==> flow/design.v <==
module ALU(Zero, ALU_Result, InputData1, InputData2, shamt, ALU_Control);
input [31:0] InputData1, InputData2;
input [4:0] shamt;
input [3:0] ALU_Control;
output Zero;
output reg [31:0] ALU_Result;
assign Zero = (ALU_Result == 0) ? 1 : 0;
always @ (*)
begin
	case(ALU_Control)
		4'd1: begin 
			ALU_Result <= InputData1+InputData2;
		       end
		4'd2: begin 
			ALU_Result <= InputData1-InputData2;
		       end
		4'd3: begin 
			ALU_Result <= InputData2 << shamt;
		       end
		4'd4: begin 
			ALU_Result <= InputData2 >> shamt;
		       end
		4'd5: begin 
			ALU_Result <= InputData1&InputData2;
		       end
		4'd6: begin 
			ALU_Result <= InputData1|InputData2;
		       end
		4'd7: begin 
			ALU_Result <= ~(InputData1|InputData2);
		       end
		4'd8: begin 
			ALU_Result <= (InputData1<InputData2)? 1 : 0;
		       end
		4'd9: begin
			ALU_Result <= (InputData1 < InputData2);
		       end
		default: ALU_Result <= 0;
	endcase
end
endmodule
module ALU_Controller(ALU_Control,ALUOP,Function);
output reg [3:0] ALU_Control;
input wire [5:0] ALUOP;
input wire [5:0] Function;
always @ (*)
begin
	ALU_Control = 4'd0;	 
	case(ALUOP)
		6'h0:  
		begin
			case(Function)
				6'h20: ALU_Control = 4'd1;	 
				6'h22: ALU_Control = 4'd2;	 
				6'h0: ALU_Control = 4'd3;	 
				6'h2: ALU_Control = 4'd4;	 
				6'h24: ALU_Control = 4'd5;	 
				6'h25: ALU_Control = 4'd6;	 
				6'h27: ALU_Control = 4'd7;	 
				6'h2B: ALU_Control = 4'd8;	 
				6'h2A: ALU_Control = 4'd9;	 
			endcase
		end
		6'h8: ALU_Control = 4'd1;	 
		6'h23: ALU_Control = 4'd1;	 
		6'h21: ALU_Control = 4'd1;	 
		6'h25: ALU_Control = 4'd1;	 
		6'h2B: ALU_Control = 4'd1;	 
		6'hC : ALU_Control = 4'd5;	 
		6'hD : ALU_Control = 4'd6;	 
		6'h4 : ALU_Control = 4'd2;	 
	endcase
end  
endmodule
module SignExtender(ExtendedValue,HalfWord,Unsigned);
output reg [31:0]ExtendedValue;
input wire [15:0]HalfWord;
input wire Unsigned;
always @ (*) begin
	ExtendedValue[15:0] <= HalfWord;
	if(Unsigned==1)
		ExtendedValue[31:16] <= 0;
	else
		ExtendedValue[31:16] <= { 16 { HalfWord[15] } };
end
endmodule
module control_unit (
			beq, shift, aluSrc, regDst, memToReg,
			regWrite, memWrite, memRead, loadFullWord, loadSigned,
			instrOpCode, instrFunct);
	input [5:0] instrOpCode, instrFunct;
	output beq, shift, aluSrc, regDst, memToReg;
	output regWrite, memWrite, memRead, loadFullWord, loadSigned;
	assign beq = (instrOpCode == 6'h4);  
	assign shift = (instrOpCode == 6'h0) & (instrFunct == 6'h0 | instrFunct == 6'h2);  
	assign aluSrc = (instrOpCode == 6'h23 | instrOpCode == 6'h2B		 
			| instrOpCode == 6'h21 | instrOpCode == 6'h25		 
			| instrOpCode == 6'h8);					 
	assign regDst = ~aluSrc;
	assign regWrite = (instrOpCode != 6'h2B & instrOpCode != 6'h4);  
	assign memWrite = (instrOpCode == 6'h2B);  
	assign memRead = (instrOpCode == 6'h23 | instrOpCode == 6'h21 | instrOpCode == 6'h25);
	assign loadFullWord = (instrOpCode == 6'h23);
	assign loadSigned = (instrOpCode == 6'h23 | instrOpCode == 6'h21);
	assign memToReg = memRead;
endmodule
module fwd_unit(fwdA, fwdB,
		instrRs_E, instrRt_E, writeReg_M, writeReg_WB, regWrite_M, regWrite_WB);
	input [4:0] instrRs_E, instrRt_E, writeReg_M, writeReg_WB;
	input regWrite_M, regWrite_WB;
	output [1:0] fwdA, fwdB;
	wire fwd_ALU_A, fwd_Full_A;
	wire fwd_ALU_B, fwd_Full_B;
	wire fwd_ALU, fwd_Full;
	assign fwdA = { fwd_ALU_A, fwd_Full_A };
	assign fwdB = { fwd_ALU_B, fwd_Full_B };
	assign fwd_ALU = regWrite_M & (writeReg_M != 5'd0);
	assign fwd_Full = regWrite_WB & (writeReg_WB != 5'd0);
	assign fwd_ALU_A = fwd_ALU & (instrRs_E == writeReg_M);
	assign fwd_ALU_B = fwd_ALU & (instrRt_E == writeReg_M);
	assign fwd_Full_A = fwd_Full & (instrRs_E == writeReg_WB) & ~fwd_ALU_A;
	assign fwd_Full_B = fwd_Full & (instrRt_E == writeReg_WB) & ~fwd_ALU_B;
endmodule
module mux_4_x_32 (out, in0, in1, in2, in3, defaultWire, sel);
	input [1:0] sel;
	input [31:0] in0, in1, in2, in3, defaultWire;
	output reg [31:0] out;
	always @(*) begin
		case (sel)
			00: out <= in0;
			01: out <= in1;
			10: out <= in2;
			11: out <= in3;
			default: out <= defaultWire;
		endcase
	end
endmodule
module register_32 (wordOut, wordIn, write, reset, clk);
	input write, reset, clk;
	input [31:0] wordIn;
	output reg [31:0] wordOut;
	always @(posedge clk, posedge reset) begin
		if(reset) wordOut <= 32'd0;
		else if(write) wordOut <= wordIn;
	end
endmodule
module register_5 (wordOut, wordIn, write, reset, clk);
	input write, reset, clk;
	input [4:0] wordIn;
	output reg [4:0] wordOut;
	always @(posedge clk, posedge reset) begin
		if(reset) wordOut <= 4'd0;
		else if(write) wordOut <= wordIn;
	end
endmodule
module D_FlipFlop (bitOut, bitIn, write, reset, clk);
	input write, reset, clk;
	input bitIn;
	output reg bitOut;
	always @(posedge clk, posedge reset) begin
		if(reset) bitOut <= 1'd0;
		else if(write) bitOut <= bitIn;
	end
endmodule
module IF_ID_ppreg (instrOut, pcPlus4Out, instrIn, pcPlus4In, write, reset, clk);
	input write, reset, clk;
	input [31:0] instrIn, pcPlus4In;
	output [31:0] instrOut, pcPlus4Out;
	register_32 instrReg (instrOut, instrIn, write, reset, clk);
	register_32 pcPlus4Reg (pcPlus4Out, pcPlus4In, write, reset, clk);
endmodule
module ID_EXE_ppreg (
	pcPlus4Out, pcPlus4In, syscallOut, syscallIn,
	instrRsOut, instrRsIn, instrRtOut, instrRtIn, instrRdOut, instrRdIn,
	imm32Out, imm32In, shamtOut, shamtIn,
	regData1Out, regData1In, regData2Out, regData2In,
	aluOpOut, aluOpIn, aluSrcOut, aluSrcIn, shiftOut, shiftIn,
	regDstOut, regDstIn, regWriteOut, regWriteIn,
	branchOut, branchIn, memToRegOut, memToRegIn,
	memWriteOut, memWriteIn, memReadOut, memReadIn,
	loadFullWordOut, loadFullWordIn, loadSignedOut, loadSignedIn,
	write, reset, clk);
	input write, reset, clk;
	input [31:0] pcPlus4In, imm32In, regData1In, regData2In;
	input [4:0] instrRsIn, instrRtIn, instrRdIn, shamtIn;
	input [3:0] aluOpIn;
	input aluSrcIn, shiftIn, regDstIn, regWriteIn, branchIn, memToRegIn;
	input memWriteIn, memReadIn, loadFullWordIn, loadSignedIn;
	input syscallIn;
	output [31:0] pcPlus4Out, imm32Out, regData1Out, regData2Out;
	output [4:0] instrRsOut, instrRtOut, instrRdOut, shamtOut;
	output [3:0] aluOpOut;
	output aluSrcOut, shiftOut, regDstOut, regWriteOut, branchOut, memToRegOut;
	output memWriteOut, memReadOut, loadFullWordOut, loadSignedOut;
	output syscallOut;
	wire [4:0] aluOpIn5, aluOpOut5;
	assign aluOpOut = aluOpOut5[3:0];
	assign aluOpIn5 = { 1'd0, aluOpIn };
	register_32 pcPlus4Reg (pcPlus4Out, pcPlus4In, write, reset, clk);
	register_32 imm32Reg (imm32Out, imm32In, write, reset, clk);
	register_32 regData1Reg (regData1Out, regData1In, write, reset, clk);
	register_32 regData2Reg (regData2Out, regData2In, write, reset, clk);
	register_5 instrRsReg (instrRsOut, instrRsIn, write, reset, clk);
	register_5 instrRtReg (instrRtOut, instrRtIn, write, reset, clk);
	register_5 instrRdReg (instrRdOut, instrRdIn, write, reset, clk);
	register_5 shamtReg (shamtOut, shamtIn, write, reset, clk);
	register_5 aluOpReg (aluOpOut5, aluOpIn5, write, reset, clk);
	D_FlipFlop aluSrcFF	(aluSrcOut, aluSrcIn, write, reset, clk);
	D_FlipFlop shiftFF	(shiftOut, shiftIn, write, reset, clk);
	D_FlipFlop regDstFF	(regDstOut, regDstIn, write, reset, clk);
	D_FlipFlop regWriteFF	(regWriteOut, regWriteIn, write, reset, clk);
	D_FlipFlop branchFF	(branchOut, branchIn, write, reset, clk);
	D_FlipFlop memToRegFF	(memToRegOut, memToRegIn, write, reset, clk);
	D_FlipFlop memWriteFF	(memWriteOut, memWriteIn, write, reset, clk);
	D_FlipFlop memReadFF	(memReadOut, memReadIn, write, reset, clk);
	D_FlipFlop loadFullWord	(loadFullWordOut, loadFullWordIn, write, reset, clk);
	D_FlipFlop loadSignedFF	(loadSignedOut, loadSignedIn, write, reset, clk);
	D_FlipFlop syscallFF	(syscallOut, syscallIn, write, reset, clk);
endmodule
module EXE_MEM_ppreg (
	syscallOut, syscallIn,
	regData2Out, regData2In, aluResultOut, aluResultIn,
	writeRegOut, writeRegIn,
	regWriteOut, regWriteIn, memToRegOut, memToRegIn,
	memWriteOut, memWriteIn, memReadOut, memReadIn,
	loadFullWordOut, loadFullWordIn, loadSignedOut, loadSignedIn,
	write, reset, clk);
	input write, reset, clk;
	input [31:0] regData2In, aluResultIn;
	input [4:0] writeRegIn;
	input regWriteIn, memToRegIn;
	input memWriteIn, memReadIn, loadFullWordIn, loadSignedIn;
	input syscallIn;
	output [31:0] regData2Out, aluResultOut;
	output [4:0] writeRegOut;
	output regWriteOut, memToRegOut;
	output memWriteOut, memReadOut, loadFullWordOut, loadSignedOut;
	output syscallOut;
	register_32 regData2Reg (regData2Out, regData2In, write, reset, clk);
	register_32 aluResultReg (aluResultOut, aluResultIn, write, reset, clk);
	register_5 writeRegReg (writeRegOut, writeRegIn, write, reset, clk);
	D_FlipFlop regWriteFF	(regWriteOut, regWriteIn, write, reset, clk);
	D_FlipFlop memToRegFF	(memToRegOut, memToRegIn, write, reset, clk);
	D_FlipFlop memWriteFF	(memWriteOut, memWriteIn, write, reset, clk);
	D_FlipFlop memReadFF	(memReadOut, memReadIn, write, reset, clk);
	D_FlipFlop loadFullWord	(loadFullWordOut, loadFullWordIn, write, reset, clk);
	D_FlipFlop loadSignedFF	(loadSignedOut, loadSignedIn, write, reset, clk);
	D_FlipFlop syscallFF	(syscallOut, syscallIn, write, reset, clk);
endmodule
module MEM_WB_ppreg (
	syscallOut, syscallIn,
	memDataOut, memDataIn, aluResultOut, aluResultIn,
	writeRegOut, writeRegIn,
	regWriteOut, regWriteIn, memToRegOut, memToRegIn,
	write, reset, clk);
	input write, reset, clk;
	input [31:0] memDataIn, aluResultIn;
	input [4:0] writeRegIn;
	input regWriteIn, memToRegIn;
	input syscallIn;
	output [31:0] memDataOut, aluResultOut;
	output [4:0] writeRegOut;
	output regWriteOut, memToRegOut;
	output syscallOut;
	register_32 memDataReg (memDataOut, memDataIn, write, reset, clk);
	register_32 aluResultReg (aluResultOut, aluResultIn, write, reset, clk);
	register_5 writeRegReg (writeRegOut, writeRegIn, write, reset, clk);
	D_FlipFlop regWriteFF	(regWriteOut, regWriteIn, write, reset, clk);
	D_FlipFlop memToRegFF	(memToRegOut, memToRegIn, write, reset, clk);
	D_FlipFlop syscallFF	(syscallOut, syscallIn, write, reset, clk);
endmodule
module RegisterFile(ReadData1,ReadData2,ReadReg1,ReadReg2,WriteReg,WriteData,RegWriteSignal,clk);
    input [4:0] ReadReg1, ReadReg2, WriteReg;
    input [31:0] WriteData;
    input clk, RegWriteSignal;
    output [31:0] ReadData1, ReadData2;
    reg [31:0] Registers[31:0];
	assign ReadData1 = (ReadReg1 == 0) ? 32'd0 : Registers[ReadReg1];
	assign ReadData2 = (ReadReg2 == 0) ? 32'd0 : Registers[ReadReg2];
    always @ (posedge clk)
    begin
        if(RegWriteSignal==1)
            Registers[WriteReg] <= WriteData; 
    end
endmodule
module mips_core (
	input         clk,
	input         rst,           
	output [31:0] imem_addr,     
	input  [31:0] imem_rdata,    
	output [31:0] dmem_addr,     
	output [31:0] dmem_wdata,    
	output        dmem_we,       
	input  [31:0] dmem_rdata,    
	output        halt           
);
	wire pipeReset = rst;
	wire pipeWrite = 1'b1;
	wire syscall_D, syscall_E, syscall_M, syscall_W;
	wire [31:0] pcValue, pcNext;
	wire [31:0] pcPlus4_F, pcPlus4_D, pcPlus4_E;
	wire [31:0] pcOffsetNextInst_E;
	wire pcSrc;
	wire [31:0] instruction, instruction_D;
	wire [5:0] instrOpCode, instrFunct;
	wire [15:0] instrImm;
	wire [4:0] instrRs, instrRs_E;
	wire [4:0] instrRt, instrRt_E;
	wire [4:0] instrRd, instrRd_E;
	wire [4:0] instrShamt;
	wire [31:0] imm32_D, imm32_E;
	wire [31:0] regData1, regData1_E;
	wire [31:0] regData2, regData2_E, regData2_M;
	wire [31:0] writeData;
	wire [4:0] readReg1, readReg2;
	wire [4:0] writeReg_E, writeReg_M, writeReg;
	wire regWrite_D, regWrite_E, regWrite_M, regWrite;
	wire [31:0] aluOprd1, aluOprd2_FWD, aluOprd2;
	wire [4:0] aluShamt;
	wire [3:0] aluOp_D, aluOp;
	wire [31:0] aluResult, aluResult_M, aluResult_W;
	wire aluZero;
	wire [31:0] memDataOut, memDataOut_W;
	wire memWrite_D, memRead_D, loadFullWord_D, loadSigned_D;
	wire memWrite_E, memRead_E, loadFullWord_E, loadSigned_E;
	wire memWrite_M, memRead_M, loadFullWord_M, loadSigned_M;
	wire branch_D, aluSrc_D, regDst_D;
	wire branch_E, aluSrc_E, regDst_E;
	wire memToReg_D, memToReg_E, memToReg_M, memToReg_W;
	wire shift_D, shift_E;
	wire [1:0] fwdA, fwdB;
	assign pcPlus4_F = pcValue + 4;
	assign pcOffsetNextInst_E = pcPlus4_E + (imm32_E << 2);
	assign pcSrc = branch_E & aluZero;
	assign pcNext = pcSrc ? pcOffsetNextInst_E : pcPlus4_F;
	assign imem_addr = pcValue;
	assign instruction = imem_rdata;
	assign instrOpCode = instruction_D[31:26];
	assign instrRs = instruction_D[25:21];
	assign instrRt = instruction_D[20:16];
	assign instrRd = instruction_D[15:11];
	assign instrFunct = instruction_D[5:0];
	assign instrShamt = instruction_D[10:6];
	assign instrImm = instruction_D[15:0];
	assign syscall_D = (instruction_D == 32'h0000000c);
	SignExtender offsetSignExtender (imm32_D, instrImm, 1'b0);
	assign readReg1 = instrRs;
	assign readReg2 = instrRt;
	assign aluOprd2 = aluSrc_E ? imm32_E : aluOprd2_FWD;
	mux_4_x_32 aluOprd1_fwdMux (aluOprd1, regData1_E, writeData, aluResult_M, 32'd0, regData1_E, fwdA);
	mux_4_x_32 aluOprd2_fwdMux (aluOprd2_FWD, regData2_E, writeData, aluResult_M, 32'd0, regData2_E, fwdB);
	assign writeReg_E = regDst_E ? instrRd_E : instrRt_E;
	assign dmem_addr = aluResult_M;
	assign dmem_wdata = regData2_M;
	assign dmem_we = memWrite_M;
	assign memDataOut[15:0] = dmem_rdata[15:0];
	assign memDataOut[31:16] = loadFullWord_M ? dmem_rdata[31:16] :
				   loadSigned_M ? {16{dmem_rdata[15]}} : 16'd0;
	assign writeData = memToReg_W ? memDataOut_W : aluResult_W;
	assign halt = syscall_W;
	register_32	PC (pcValue, pcNext, pipeWrite, pipeReset, clk);
	RegisterFile	reg_file (regData1, regData2, readReg1, readReg2, writeReg, writeData, regWrite, clk);
	ALU		alu (aluZero, aluResult, aluOprd1, aluOprd2, aluShamt, aluOp);
	ALU_Controller	aluControl (aluOp_D, instrOpCode, instrFunct);
	control_unit	CU (branch_D, shift_D, aluSrc_D, regDst_D, memToReg_D, regWrite_D,
				memWrite_D, memRead_D, loadFullWord_D, loadSigned_D,
				instrOpCode, instrFunct);
	fwd_unit	FU (fwdA, fwdB, instrRs_E, instrRt_E, writeReg_M, writeReg, regWrite_M, regWrite);
	IF_ID_ppreg IF_ID (instruction_D, pcPlus4_D, instruction, pcPlus4_F, pipeWrite, pipeReset, clk);
	ID_EXE_ppreg ID_EXE (
		pcPlus4_E, pcPlus4_D, syscall_E, syscall_D,
		instrRs_E, instrRs, instrRt_E, instrRt, instrRd_E, instrRd,
		imm32_E, imm32_D, aluShamt, instrShamt,
		regData1_E, regData1, regData2_E, regData2,
		aluOp, aluOp_D, aluSrc_E, aluSrc_D, shift_E, shift_D,
		regDst_E, regDst_D, regWrite_E, regWrite_D, branch_E, branch_D, memToReg_E, memToReg_D,
		memWrite_E, memWrite_D, memRead_E, memRead_D,
		loadFullWord_E, loadFullWord_D, loadSigned_E, loadSigned_D,
		pipeWrite, pipeReset, clk);
	EXE_MEM_ppreg EXE_MEM (
		syscall_M, syscall_E,
		regData2_M, regData2_E, aluResult_M, aluResult,
		writeReg_M, writeReg_E,
		regWrite_M, regWrite_E, memToReg_M, memToReg_E,
		memWrite_M, memWrite_E, memRead_M, memRead_E,
		loadFullWord_M, loadFullWord_E, loadSigned_M, loadSigned_E,
		pipeWrite, pipeReset, clk);
	MEM_WB_ppreg MEM_WB (
		syscall_W, syscall_M,
		memDataOut_W, memDataOut, aluResult_W, aluResult_M,
		writeReg, writeReg_M,
		regWrite, regWrite_M, memToReg_W, memToReg_M,
		pipeWrite, pipeReset, clk);
endmodule
# Step by step through the tools: mips_core
# What the tools print for mips_core, step after step.
# Lines are those of the file above, counted from 1.
# Operators: Yosys type, input widths -> output width; for muxes data width and select width s.
# Cell names lack the library's common part.
# Not given: n/a
# setup
design,mips_core
clock,clk
lib,sky130hd
corner,tt_025C_1v80

# Elaborated design
# Yosys after proc, flatten, opt, wreduce and memory -nomap, before mapping. Enables and synchronous resets that opt folds into registers are not counted as muxes. Memory bits, and registers merged into a memory's read port (data or address), are not among the register bits. Print and check cells are not counted.
# Memory sizes are those after Yosys's memory passes, which may raise the word count (mostly to a power of two), join words into wider ones and drop unused or constant bits.
# word_totals
out_inout_bits,98
mem_count,1
ramBits,1024
elab_cells,127
register_bits,388
in_bits,66
# op_classes
compare,2
addsub,4
n_shift,2
n_mux,18
n_reduce_logical,8
bitwise,22
equal,34
# mem_list
memory,size,width,rd,write_ports,line,rtl
reg_file.Registers,32,32,2,1,277,reg [31:0] Registers[31:0];
# op_table
operator,n
$pmux 32 s9,1
$mux 32,8
$eq 6x6->1 const B,11
$add 32x32->32,2
$lt 32x32->1,2
$pmux 4 s9,1
$add 32x3->32 const B,1
$sub 32x32->32,1
$and 32x32->32,1
$or 32x32->32,1
$eq 32x4->1 const B,1
$shl 32x5->32,1
$shr 32x5->32,1
$not 32->32,1
$logic_not 32->1,1
$mux 16,2
$eq 5x5->1,4
$pmux 4 s5,1
$eq 6x4->1 const B,3
$eq 4x3->1 const B,4
$logic_not 6->1,2
$and 1x1->1,10
$logic_not 5->1,2
$reduce_bool 5->1,2
$mux 5,2
$eq 4x2->1 const B,2
$eq 4x4->1 const B,2
$or 1x1->1,6
# Other operator kinds: 9; their cells: 14.

# Logic depth
# Yosys ltp: most cells in a row. Word level: on the elaborated netlist, between registers, memories and ports. Mapped: between sequential cells and ports; inverters and the memories' decode and read muxes count.
# logic_depth
word_depth,15
abc_area,0
depth_mapped,29
depth_no_buf,26

# Netlist
# Source: synth_stat.txt of the flow (Yosys; design flattened, memories mapped). It holds for the ABC_AREA given above (unset counts as 0); a run with the other value may have another netlist.
# Totals and module areas in this step are rounded.
# mapped
ffs,1402
cells,4479
seq_area_um2,40200
buf_cells,301
synth_area_um2,70000
# types
cell,n,area_total_um2
edfxtp_1,1024,3.07E+04
mux4_2,648,1.46E+04
dfrtp_1,378,9.46E+03
ha_1,131,1.64E+03
mux2i_1,135,1.35E+03
nor2_1,290,1.09E+03
nand2_1,221,829.546
a21oi_1,162,810.778
clkbuf_1,202,758.227
mux2_2,55,619.344
nand3_1,111,555.533
inv_1,147,551.779
o21ai_0,109,545.523
xnor2_1,52,455.437
mux2_4,28,420.403
xor2_1,35,306.544
nor3_1,59,295.283
buf_1,77,289.027
# Other cell types: 75; their cells: 615.
# By module: a second synthesis without flattening, with its own total; a netlist apart from the flattened one above.
# unflattened
cells_unflattened,5555
area_unflattened_um2,79600
# Rows give one instance, submodules left out.
# by_module
module,instances,mod_area_um2,n_cells,seq_area_um2
RegisterFile,1,47000,2400,30700
register_32,11,1350,69,801
ALU,1,9760,1405,0.0
mips_core,1,3530,514,0.0
mux_4_x_32,2,714,107,0.0
register_5,7,185,11,125
D_FlipFlop,21,43.8,3,25.0
fwd_unit,1,288,38,0.0
SignExtender,1,246,32,0.0
ALU_Controller,1,218,32,0.0
control_unit,1,125,20,0.0
ID_EXE_ppreg,1,3.8,1,0.0
EXE_MEM_ppreg,1,0.0,0,0.0
IF_ID_ppreg,1,0.0,0,0.0
MEM_WB_ppreg,1,0.0,0,0.0

# Timing after synthesis
# Source: OpenSTA report_checks on the synthesized netlist (no wires, ideal clock, input and output delay 20% of the period each), path of least setup slack; recovery checks are left aside. Register names are those of the netlist, which keeps one name where synthesis merged equal registers.
# synth_path
path_kind,register to register
start,reg MEM_WB.writeRegReg.wordOut[1]
end,reg PC.wordOut[10]
delay_ps,6618
t_arrival_ps,6493
driving_pins,28
t_required_ps,9875
n_path_buf,4
setup_slack_ps,3382
setup_ps,125
launch_ps,0
tclk_ps,10000
synth_period_reached_ps,6618
# "delay_ps" = arrival - input delay + setup time.
# "driving_pins" counts driving pins, that of a launching flip-flop among them; a cell with two outputs on the path counts twice.
# "synth_period_reached_ps" is the clock period less the worst setup slack; recovery checks do not enter. This is arithmetic on one report: input and output delays are still those of the set period (20% each).
# The rows between start and end are the longest chain of elaborated cells between them; the timing report does not say that the signal goes this way. Where chains are equally long, one stands for them.
# Each line given opens the expression or statement behind the cell; cells for indexed reads and writes are added by Yosys, which also makes memories of some case tables.
# synth_between
cell_sequence,dfrtp_1 buf_2 xnor2_1 nand2_1 or4_1 buf_2 buf_6 or4_1 nand3_1 ha_1 inv_1 fa_1 nor2b_1 o31ai_1 a211o_1 a2111oi_0 nor3_1 o21ai_1 o211ai_1 a21oi_1 nor4b_1 o221ai_1 or3b_2 and4b_1 nand3b_1 nor4_4 buf_6 mux2_4
elab_chain_cells,14
cone_cells,28
classes_between,add/sub (2); compare (2); eq/ne (4); shift (2); mux (7); logic (9); reduce/logical (2)
# synth_lines
item,line,rtl
"start, declared",150,output reg [4:0] wordOut;
"start, assigned",152,if(reset) wordOut <= 4'd0;
"start, assigned",153,else if(write) wordOut <= wordIn;
$reduce_bool 5->1,118,assign fwd_Full = regWrite_WB & (writeReg_WB != 5'd0);
$and 1x1->1,118,
$and 1x1->1 (2 in a row),122,assign fwd_Full_B = fwd_Full & (instrRt_E == writeReg_WB) & ~fwd_ALU_B;
$eq 2x1->1,129,case (sel)
$mux 32,129,
$mux 32,349,assign aluOprd2 = aluSrc_E ? imm32_E : aluOprd2_FWD;
$or 32x32->32,30,ALU_Result <= ~(InputData1|InputData2);
$not 32->32,30,
$pmux 32 s9,10,case(ALU_Control)
$logic_not 32->1,7,assign Zero = (ALU_Result == 0) ? 1 : 0;
$mux 1,7,
$and 1x1->1,334,assign pcSrc = branch_E & aluZero;
$mux 32,335,assign pcNext = pcSrc ? pcOffsetNextInst_E : pcPlus4_F;
"end, assigned",143,if(reset) wordOut <= 32'd0;
"end, assigned",144,else if(write) wordOut <= wordIn;
"end, declared",141,output reg [31:0] wordOut;
# Some nets on the timed path still bear RTL names; the line given drives or declares the net.
# synth_named_nets
net,line
EXE_MEM.aluResultIn[22],10

# Path in the finished layout
# Path of least setup slack in the final report of job 1 (OpenROAD, finished layout, wires in). Where an end is a register, its clock arrival counts in the times.
# The report prints the path's times to 10 ps; the period is as set.
# layout_path
path_kind,register to register
start,reg MEM_WB.writeRegReg.wordOut[4]
end,reg PC.wordOut[1]
tclk_ps,10000
t_required_ps,10660
launch_ps,800
t_arrival_ps,9320
driving_pins,23
setup_ps,110
setup_slack_ps,1340
n_path_buf,2
# The rows between start and end are the longest chain of elaborated cells between them; the timing report does not say that the signal goes this way. Where chains are equally long, one stands for them.
# layout_between
cell_sequence,dfrtp_1 or3_4 nor3_2 or4_2 buf_4 nor3_1 o31ai_1 ha_1 or3_1 nor3_1 o21ai_0 a31oi_1 o31ai_1 a221o_1 a21oi_1 nor4b_1 o221ai_1 or3b_2 and4b_1 nand3b_1 nor4_4 buf_4 mux2_2
elab_chain_cells,14
cone_cells,28
classes_between,add/sub (2); compare (2); eq/ne (4); shift (2); mux (7); logic (9); reduce/logical (2)
# layout_lines
item,line,rtl
"start, declared",150,output reg [4:0] wordOut;
"start, assigned",152,if(reset) wordOut <= 4'd0;
"start, assigned",153,else if(write) wordOut <= wordIn;
$reduce_bool 5->1,118,assign fwd_Full = regWrite_WB & (writeReg_WB != 5'd0);
$and 1x1->1,118,
$and 1x1->1 (2 in a row),122,assign fwd_Full_B = fwd_Full & (instrRt_E == writeReg_WB) & ~fwd_ALU_B;
$eq 2x1->1,129,case (sel)
$mux 32,129,
$mux 32,349,assign aluOprd2 = aluSrc_E ? imm32_E : aluOprd2_FWD;
$or 32x32->32,30,ALU_Result <= ~(InputData1|InputData2);
$not 32->32,30,
$pmux 32 s9,10,case(ALU_Control)
$logic_not 32->1,7,assign Zero = (ALU_Result == 0) ? 1 : 0;
$mux 1,7,
$and 1x1->1,334,assign pcSrc = branch_E & aluZero;
$mux 32,335,assign pcNext = pcSrc ? pcOffsetNextInst_E : pcPlus4_F;
"end, assigned",143,if(reset) wordOut <= 32'd0;
"end, assigned",144,else if(write) wordOut <= wordIn;
"end, declared",141,output reg [31:0] wordOut;
# Some nets on the timed path still bear RTL names; the line given drives or declares the net.
# layout_named_nets
net,line
EXE_MEM.aluResultIn[22],10

# Top module mips_core; platform sky130hd; tools Yosys and OpenROAD; 3 stored runs in no particular order. Input and output delays are each 20% of the period that was set; the output load is 0.01 pF.
# "achievedPeriod_ps" means the clock period less the worst setup slack. The figure is calculated, with input and output delays left at 20% of the set period.
# By "worst_path_ps" is meant the share of the clock period that the worst setup path is allowed (20% is reserved at inputs, 20% at outputs), minus its slack. Clock arrival times at its registers enter into it.
# "power_w": no workload was simulated; the value follows from the tool's default switching activity.
# "worst_path_ps" is known to 10 ps.
# The measured numbers are rounded.
# A setting shown as -- is not set for that run.
# A result given as -- is not shown for that run.
setting or result,job 1,job 2,job 3
CELL_PAD_IN_SITES_GLOBAL_PLACEMENT,2,2,2
CORE_ASPECT_RATIO,1.25,1.64,--
CORE_MARGIN,10,10,10
MAX_ROUTING_LAYER,met4,--,--
period_ns,10.0,15.8,7.11
CAP_MARGIN,20,10,20
CORE_UTILIZATION,40,72,31
SLEW_MARGIN,20,35,35
ABC_AREA,--,1,0
CELL_PAD_IN_SITES_DETAIL_PLACEMENT,--,2,0
CTS_CLUSTER_DIAMETER,--,311,--
CTS_CLUSTER_SIZE,--,34,--
GPL_ROUTABILITY_DRIVEN,--,0,0
GPL_TIMING_DRIVEN,--,1,0
HOLD_SLACK_MARGIN,--,-0.01,--
PLACE_DENSITY_LB_ADDON,--,0.15,0.08
synthesis_area_um2,70000,--,70000
total_die_area_um2,192000,--,245000
finalCellArea_um2,79600,--,86600
util_pct,45.8,--,38.5
worstSetupSlack_ps,1340,--,-560
timing.setup.tns_ps,0,--,-17200
worst_hold_slack_ps,338,--,334
power_w,0.016,--,0.0242
achievedPeriod_ps,8655,--,7670
worst_path_ps,8660,--,7670
worst_path_kind,register to register,--,register to register
# Job 2: not finished: placement ended with error FLW-0024
